==> flow/design.v <==
`timescale 1ns / 100ps
module Cordic(clk,rst,phase_step,xin,yin,xout,yout);
parameter IN_WIDTH	= 16; 
parameter EXTRA_BITS	= 6; 
localparam WI			= IN_WIDTH;
localparam WXY			= IN_WIDTH+EXTRA_BITS; 
localparam STG			= WXY; 
input clk;
input rst; 
input signed  [31:0]    phase_step; 
input signed  [WI-1:0]  xin,yin;
output signed [WXY-1:0] xout,yout;
wire signed [31:0] atan_table [0:31];
                 assign atan_table[00] = 32'b0010_0000_0000_0000_0000_0000_0000_0000;
						assign atan_table[01] = 32'b0001_0010_1110_0100_0000_0101_0001_1110;
						assign atan_table[02] = 32'b0000_1001_1111_1011_0011_1000_0101_1011;
						assign atan_table[03] = 32'b0000_0101_0001_0001_0001_0001_1101_0100;
						assign atan_table[04] = 32'b0000_0010_1000_1011_0000_1101_0100_0011;
						assign atan_table[05] = 32'b0000_0001_0100_0101_1101_0111_1110_0001;
						assign atan_table[06] = 32'b0000_0000_1010_0010_1111_0110_0001_1110;
						assign atan_table[07] = 32'b0000_0000_0101_0001_0111_1100_0101_0101;
						assign atan_table[08] = 32'b0000_0000_0010_1000_1011_1110_0101_0011;
						assign atan_table[09] = 32'b0000_0000_0001_0100_0101_1111_0010_1111;
						assign atan_table[10] = 32'b0000_0000_0000_1010_0010_1111_1001_1000;
						assign atan_table[11] = 32'b0000_0000_0000_0101_0001_0111_1100_1100;
						assign atan_table[12] = 32'b0000_0000_0000_0010_1000_1011_1110_0110;
						assign atan_table[13] = 32'b0000_0000_0000_0001_0100_0101_1111_0011;
						assign atan_table[14] = 32'b0000_0000_0000_0000_1010_0010_1111_1010;
						assign atan_table[15] = 32'b0000_0000_0000_0000_0101_0001_0111_1101;
						assign atan_table[16] = 32'b0000_0000_0000_0000_0010_1000_1011_1110;
						assign atan_table[17] = 32'b0000_0000_0000_0000_0001_0100_0101_1111;
						assign atan_table[18] = 32'b0000_0000_0000_0000_0000_1010_0011_0000;
						assign atan_table[19] = 32'b0000_0000_0000_0000_0000_0101_0001_1000;
						assign atan_table[20] = 32'b0000_0000_0000_0000_0000_0010_1000_1100;
						assign atan_table[21] = 32'b0000_0000_0000_0000_0000_0001_0100_0110;
						assign atan_table[22] = 32'b0000_0000_0000_0000_0000_0000_1010_0011;
						assign atan_table[23] = 32'b0000_0000_0000_0000_0000_0000_0101_0001;
						assign atan_table[24] = 32'b0000_0000_0000_0000_0000_0000_0010_1001;
						assign atan_table[25] = 32'b0000_0000_0000_0000_0000_0000_0001_0100;
						assign atan_table[26] = 32'b0000_0000_0000_0000_0000_0000_0000_1010;
						assign atan_table[27] = 32'b0000_0000_0000_0000_0000_0000_0000_0101;
						assign atan_table[28] = 32'b0000_0000_0000_0000_0000_0000_0000_0011;
						assign atan_table[29] = 32'b0000_0000_0000_0000_0000_0000_0000_0010;
						assign atan_table[30] = 32'b0000_0000_0000_0000_0000_0000_0000_0001;
						assign atan_table[31] = 32'b0000_0000_0000_0000_0000_0000_0000_0000;
reg signed [WXY-1:0] X [0:STG-1];
reg signed [WXY-1:0] Y [0:STG-1];
reg signed [31:0]    Z [0:STG-1]; 
reg [31:0] phase_acc;
wire [1:0]  quadrant = phase_acc [31:30]; 
wire signed [WI-1:0] nxin,nyin;
assign nxin = -xin;
assign nyin = -yin;
always @(posedge clk)
	begin
		case(quadrant)
			2'b00,2'b11: 
				begin  
					X[0] <= {xin[WI-1],xin}<<{EXTRA_BITS-1};
					Y[0] <= {yin[WI-1],yin}<<{EXTRA_BITS-1};
					Z[0] <= phase_acc ;
				end
			2'b01:
				begin
					X[0] <= {nyin[WI-1],nyin}<<{EXTRA_BITS-1};
					Y[0] <= {xin[WI-1],xin}<<{EXTRA_BITS-1};
					Z[0] <= {2'b00,phase_acc[29:0]}; 
				end
			2'b10:
				begin
					X[0] <= {yin[WI-1],yin}<<{EXTRA_BITS-1};
					Y[0] <= {nxin[WI-1],nxin}<<{EXTRA_BITS-1};
					Z[0] <= {2'b11,phase_acc[29:0]};
				end
			default:;
		endcase
		if(rst) phase_acc<=32'd0; else phase_acc<=phase_acc+phase_step;
	end
genvar i;
generate
	for(i=0;i<(STG-1);i=i+1)
	begin:ITERATION
	wire z_sign;
	wire signed [WXY-1:0] x_shr,y_shr;
	assign x_shr=X[i]>>>i;
	assign y_shr=Y[i]>>>i;
	assign z_sign=Z[i][31];
	always @ (posedge clk)
			begin
				X[i+1] <= z_sign?(X[i]+y_shr):(X[i]-y_shr);
				Y[i+1] <= z_sign?(Y[i]-x_shr):(Y[i]+x_shr);
				Z[i+1] <= z_sign?(Z[i]+atan_table[i]):(Z[i]-atan_table[i]);
				end
	end
endgenerate
assign xout	=	X[STG-1];
assign yout	=	Y[STG-1];
endmodule
From RTL to reports: Cordic. Tool output for the design above, in the order of the flow. Lines are those of the file above, counted from 1. The mark - stands for no value.

Top: Cordic. Clock port: clk. Standard-cell library: sky130hd. Corner: tt_025C_1v80.

After elaboration. Source: Yosys, flattened and elaborated. Widths are those after wreduce; folded enables and synchronous resets count as part of the registers. Registers that Yosys merges into a memory's read port (data or address) are not register bits. Print and check cells do not count. Equal cells are merged and count once.

The figure for input bits is 66. The figure for output and inout bits is 44. For register bits the number is 1672. Under elaborated cells stands 262.

The entry for muxes and demuxes reads 65. Under eq/ne operators stands 3. The entry for reduce/logical cells reads 2. For add/sub/neg operators the number is 126.

Operators with widths (number): 22-bit two-way mux (42); 32-bit two-way mux (20); 22-bit case mux with 3-bit select (2); 32-bit case mux with 3-bit select (1); 22-bit by 10-bit adder with 22-bit output (2); 22-bit by 10-bit subtractor with 22-bit output (2); 22-bit by 11-bit adder with 22-bit output (2); 22-bit by 11-bit subtractor with 22-bit output (2); 22-bit by 12-bit adder with 22-bit output (2); 22-bit by 12-bit subtractor with 22-bit output (2); 22-bit by 13-bit adder with 22-bit output (2); 22-bit by 13-bit subtractor with 22-bit output (2); 22-bit by 14-bit adder with 22-bit output (2); 22-bit by 14-bit subtractor with 22-bit output (2); 22-bit by 15-bit adder with 22-bit output (2); 22-bit by 15-bit subtractor with 22-bit output (2); 22-bit by 16-bit adder with 22-bit output (2); 22-bit by 16-bit subtractor with 22-bit output (2); 22-bit by 17-bit adder with 22-bit output (2); 22-bit by 17-bit subtractor with 22-bit output (2); 22-bit by 18-bit adder with 22-bit output (2); 22-bit by 18-bit subtractor with 22-bit output (2); 22-bit by 19-bit adder with 22-bit output (2); 22-bit by 19-bit subtractor with 22-bit output (2); 22-bit by 2-bit adder with 22-bit output (2); 22-bit by 2-bit subtractor with 22-bit output (2); 22-bit by 20-bit adder with 22-bit output (2); 22-bit by 20-bit subtractor with 22-bit output (2).

Not listed: further kinds 64, cells in them 83.

Depth. Depth = most cells in a row (Yosys ltp): at word level without a register or memory, in the mapped netlist without a sequential cell, where the memories' decode and read muxes count.

The figure for depth after elaboration is 3. For ABC_AREA the number is 0. The entry for gate-level depth with buffers reads 20. The entry for depth with buffers taken out reads 19.

After synthesis. Source: synth_stat.txt of the flow (Yosys; design flattened, memories mapped). It holds for the ABC_AREA given above (unset counts as 0); a run with the other value may have another netlist.

Under cells in the netlist stands 12578. For flip-flop cells the number is 1598. The entry for area of sequential cells reads 31990.7 um^2. For chip area (Yosys) the number is 110134.4 um^2. The entry for buffer cells reads 177.

Cell types: sky130_fd_sc_hd__dfxtp_1 (number 1598, area in all 3.2E+04 um^2); sky130_fd_sc_hd__ha_1 (number 1596, area in all 2E+04 um^2); sky130_fd_sc_hd__xnor2_1 (number 1120, area in all 9.81E+03 um^2); sky130_fd_sc_hd__a21oi_1 (number 1338, area in all 6.7E+03 um^2); sky130_fd_sc_hd__a21o_1 (number 623, area in all 4.68E+03 um^2); sky130_fd_sc_hd__xor2_1 (number 516, area in all 4.52E+03 um^2); sky130_fd_sc_hd__nor2_1 (number 930, area in all 3.49E+03 um^2); sky130_fd_sc_hd__o21ai_0 (number 596, area in all 2.98E+03 um^2); sky130_fd_sc_hd__inv_1 (number 645, area in all 2.42E+03 um^2); sky130_fd_sc_hd__nand2_1 (number 588, area in all 2.21E+03 um^2); sky130_fd_sc_hd__o21a_1 (number 214, area in all 1.61E+03 um^2); sky130_fd_sc_hd__nor3_1 (number 303, area in all 1.52E+03 um^2); sky130_fd_sc_hd__o21bai_1 (number 194, area in all 1.46E+03 um^2); sky130_fd_sc_hd__nand2b_1 (number 199, area in all 1.24E+03 um^2); sky130_fd_sc_hd__fa_1 (number 59, area in all 1.18E+03 um^2); sky130_fd_sc_hd__nor2b_1 (number 189, area in all 1.18E+03 um^2); sky130_fd_sc_hd__nand3_1 (number 208, area in all 1.04E+03 um^2); sky130_fd_sc_hd__a211oi_1 (number 97, area in all 728.198 um^2).

Other cell types: 78; their cells: 1565.

Worst setup path after synthesis. Path of least setup slack by OpenSTA after synthesis, without wires, with an ideal clock, recovery checks aside; 20% of the period is set as input and as output delay. Where synthesis merged equal registers, the netlist keeps one of their names.

Kind: reg2reg. Start point: reg Z[17][31]. End point: reg X[18][20]. Under path buffers stands 2. Under required time stands 4.928 ns. Period: 5.0 ns. For delay of the path the number is 4.193 ns. The figure for data arrival time is 4.121 ns. The figure for time at the first pin is 0.000 ns. The entry for stages on the path reads 17. The figure for library setup time is 0.072 ns. For path slack the number is 0.807 ns. The figure for synthesis period reached is 4.193 ns.

"delay of the path" is the arrival time less input delay plus setup time. "stages on the path": output pins that drive a net of the path, with the launching flip-flop's if there is one; two outputs of one cell count as two. "synthesis period reached" is the clock period less the worst setup slack; recovery checks do not enter. This is arithmetic on one report: input and output delays are still those of the set period (20% each). The rows between start and end are the longest chain of elaborated cells between them; the timing report does not say that the signal goes this way. Where chains are equally long, one stands for them. A line is the first line of the expression or statement that the cell stems from. Yosys adds cells for indexed reads and writes and turns some case tables into memories.

Cell sequence: sky130_fd_sc_hd__dfxtp_1 sky130_fd_sc_hd__clkbuf_1 sky130_fd_sc_hd__inv_1 sky130_fd_sc_hd__clkbuf_1 sky130_fd_sc_hd__nor2_1 sky130_fd_sc_hd__a21oi_1 sky130_fd_sc_hd__ha_1 sky130_fd_sc_hd__a21o_1 sky130_fd_sc_hd__a21o_1 sky130_fd_sc_hd__a21o_1 sky130_fd_sc_hd__o311ai_2 sky130_fd_sc_hd__a21oi_1 sky130_fd_sc_hd__o31a_1 sky130_fd_sc_hd__a311o_1 sky130_fd_sc_hd__a31o_1 sky130_fd_sc_hd__a21oi_1 sky130_fd_sc_hd__xnor2_1. The entry for cells in the longest elaborated chain reads 1. For elaborated cells on any way between the ends the number is 1. The entry for source lines of those cells reads 1. Classes of those cells: mux: 1.

RTL lines, path after synthesis: start: declaration (line 48) `reg signed [31:0]    Z [0:STG-1];`; start: assignment (line 92) `Z[i+1] <= z_sign?(Z[i]+atan_table[i]):(Z[i]-atan_table[i]);`; 22-bit two-way mux (line 90) `X[i+1] <= z_sign?(X[i]+y_shr):(X[i]-y_shr);`; end: assignment (line 90); end: declaration (line 46) `reg signed [WXY-1:0] X [0:STG-1];`.

Worst path after layout. From the final timing report of run 1: the path of least setup slack in the routed layout; clock arrival at registers is part of the times.

Kind: reg2reg. Start point: reg Z[12][31]. End point: reg Z[13][31]. Under path buffers stands 1. The figure for library setup time is 0.15 ns. Under required time stands 5.69 ns. Period: 5.0 ns. For path slack the number is 0.75 ns. The entry for stages on the path reads 13. The figure for data arrival time is 4.93 ns. The figure for time at the first pin is 0.84 ns.

The rows between start and end are the longest chain of elaborated cells between them; the timing report does not say that the signal goes this way. Where chains are equally long, one stands for them.

Cell sequence: sky130_fd_sc_hd__dfxtp_2 sky130_fd_sc_hd__inv_1 sky130_fd_sc_hd__buf_4 sky130_fd_sc_hd__ha_1 sky130_fd_sc_hd__o21ai_0 sky130_fd_sc_hd__nand2b_1 sky130_fd_sc_hd__a21oi_1 sky130_fd_sc_hd__o2111ai_1 sky130_fd_sc_hd__a41o_1 sky130_fd_sc_hd__o41ai_2 sky130_fd_sc_hd__o21ba_2 sky130_fd_sc_hd__o211ai_1 sky130_fd_sc_hd__a21oi_1. The entry for cells in the longest elaborated chain reads 2. For elaborated cells on any way between the ends the number is 3. The entry for source lines of those cells reads 1. Classes of those cells: add/sub: 2; mux: 1.

RTL lines, path post-layout: start: declaration (line 48) `reg signed [31:0]    Z [0:STG-1];`; start: assignment (line 92) `Z[i+1] <= z_sign?(Z[i]+atan_table[i]):(Z[i]-atan_table[i]);`; 32-bit by 19-bit subtractor with 32-bit output (line 92); 32-bit two-way mux (line 92); end: assignment (line 92); end: declaration (line 48).

Appendix: measured runs

Stored flow runs of Cordic (6 of them; Yosys, OpenROAD, sky130hd). They differ in their settings and are not a sequence. Constraints: input delay and output delay 20% of the set period each, output load 0.01 pF. "clock period achieved" means the clock period less the worst setup slack. The figure is calculated, with input and output delays left at 20% of the set period. "worst path time" means the part of the period allowed to the worst setup path (the constraints hold back 20% at inputs and 20% at outputs) less its slack; where the path has registers, the arrival times of their clocks count too.

Run 1 has these settings: CORE_UTILIZATION 40; period_ns 5.0; CAP_MARGIN 20; CORE_MARGIN 2; SLEW_MARGIN 20. The cell area after synthesis is 110134.4 um^2. The area of the standard cells in the finished layout reads 122226.0 um^2. The worst path time comes to 4.25 ns. Worst setup path type: reg2reg. The measured setup total negative slack is 0.000 ns. The clock period achieved reads 4.248 ns. The area inside the die boundary is 279550.0 um^2. The measured post-route worst hold slack is 0.325 ns. The utilization of the finished layout reads 44.6%. The lowest setup slack is 0.752 ns.

Run 2 has these settings: ABC_AREA 0; CORE_ASPECT_RATIO 1.47; CORE_MARGIN 5; CORE_UTILIZATION 42; GPL_ROUTABILITY_DRIVEN 0; GPL_TIMING_DRIVEN 1; HOLD_SLACK_MARGIN 0.11; MAX_ROUTING_LAYER met4; MIN_ROUTING_LAYER met2; PLACE_DENSITY 0.38; SLEW_MARGIN 15; TNS_END_PERCENT 15; period_ns 5.0; CAP_MARGIN 20. The cell area after synthesis is 110134.4 um^2. The area of the standard cells in the finished layout reads 121924.0 um^2. The worst path time comes to 4.56 ns. Worst setup path type: reg2reg. The measured setup total negative slack is 0.000 ns. The clock period achieved reads 4.557 ns. The area inside the die boundary is 272755.0 um^2. The measured post-route worst hold slack is 0.324 ns. The utilization of the finished layout reads 46.6%. The lowest setup slack is 0.443 ns.

Run 3 has these settings: ABC_AREA 1; CORE_ASPECT_RATIO 1.45; CORE_MARGIN 3; CORE_UTILIZATION 30; GPL_TIMING_DRIVEN 0; period_ns 5.0; CAP_MARGIN 20; SLEW_MARGIN 20. The cell area after synthesis is 135347.3 um^2. The area of the standard cells in the finished layout reads 150492.0 um^2. The worst path time comes to 4.22 ns. Worst setup path type: reg2reg. The measured setup total negative slack is 0.000 ns. The clock period achieved reads 4.224 ns. The area inside the die boundary is 459393.0 um^2. The measured post-route worst hold slack is 0.321 ns. The utilization of the finished layout reads 33.5%. The lowest setup slack is 0.776 ns.

Run 4 has these settings: ABC_AREA 0; CELL_PAD_IN_SITES_DETAIL_PLACEMENT 0; CELL_PAD_IN_SITES_GLOBAL_PLACEMENT 1; CORE_ASPECT_RATIO 0.98; CORE_UTILIZATION 15; CTS_CLUSTER_DIAMETER 129; CTS_CLUSTER_SIZE 30; GPL_TIMING_DRIVEN 0; MIN_ROUTING_LAYER met1; SETUP_SLACK_MARGIN 1.0; TNS_END_PERCENT 15; period_ns 3.93; CAP_MARGIN 20; CORE_MARGIN 2; SLEW_MARGIN 20. The cell area after synthesis is 110134.4 um^2. The area of the standard cells in the finished layout reads 133960.0 um^2. The worst path time comes to 3.77 ns. Worst setup path type: reg2reg. The measured setup total negative slack is 0.000 ns. The clock period achieved reads 3.769 ns. The area inside the die boundary is 741100.0 um^2. The measured post-route worst hold slack is 0.338 ns. The utilization of the finished layout reads 18.3%. The lowest setup slack is 0.161 ns.

Run 5 has these settings: CORE_UTILIZATION 45; period_ns 4.28; CAP_MARGIN 20; CORE_MARGIN 2; SLEW_MARGIN 20. The cell area after synthesis is 110134.4 um^2. The area of the standard cells in the finished layout reads 122897.0 um^2. The worst path time comes to 4.02 ns. Worst setup path type: reg2reg. The measured setup total negative slack is 0.000 ns. The clock period achieved reads 4.020 ns. The area inside the die boundary is 248717.0 um^2. The measured post-route worst hold slack is 0.321 ns. The utilization of the finished layout reads 50.5%. The lowest setup slack is 0.260 ns.

Run 6 has these settings: ABC_AREA 0; CORE_ASPECT_RATIO 0.89; CORE_MARGIN 3; CORE_UTILIZATION 30; GPL_TIMING_DRIVEN 0; MAX_ROUTING_LAYER met4; period_ns 5.0; CAP_MARGIN 20; SLEW_MARGIN 20. The cell area after synthesis is 110134.4 um^2. The area of the standard cells in the finished layout reads 123528.0 um^2. The worst path time comes to 4.75 ns. Worst setup path type: reg2reg. The measured setup total negative slack is 0.000 ns. The clock period achieved reads 4.745 ns. The area inside the die boundary is 374432.0 um^2. The measured post-route worst hold slack is 0.310 ns. The utilization of the finished layout reads 33.9%. The lowest setup slack is 0.255 ns.
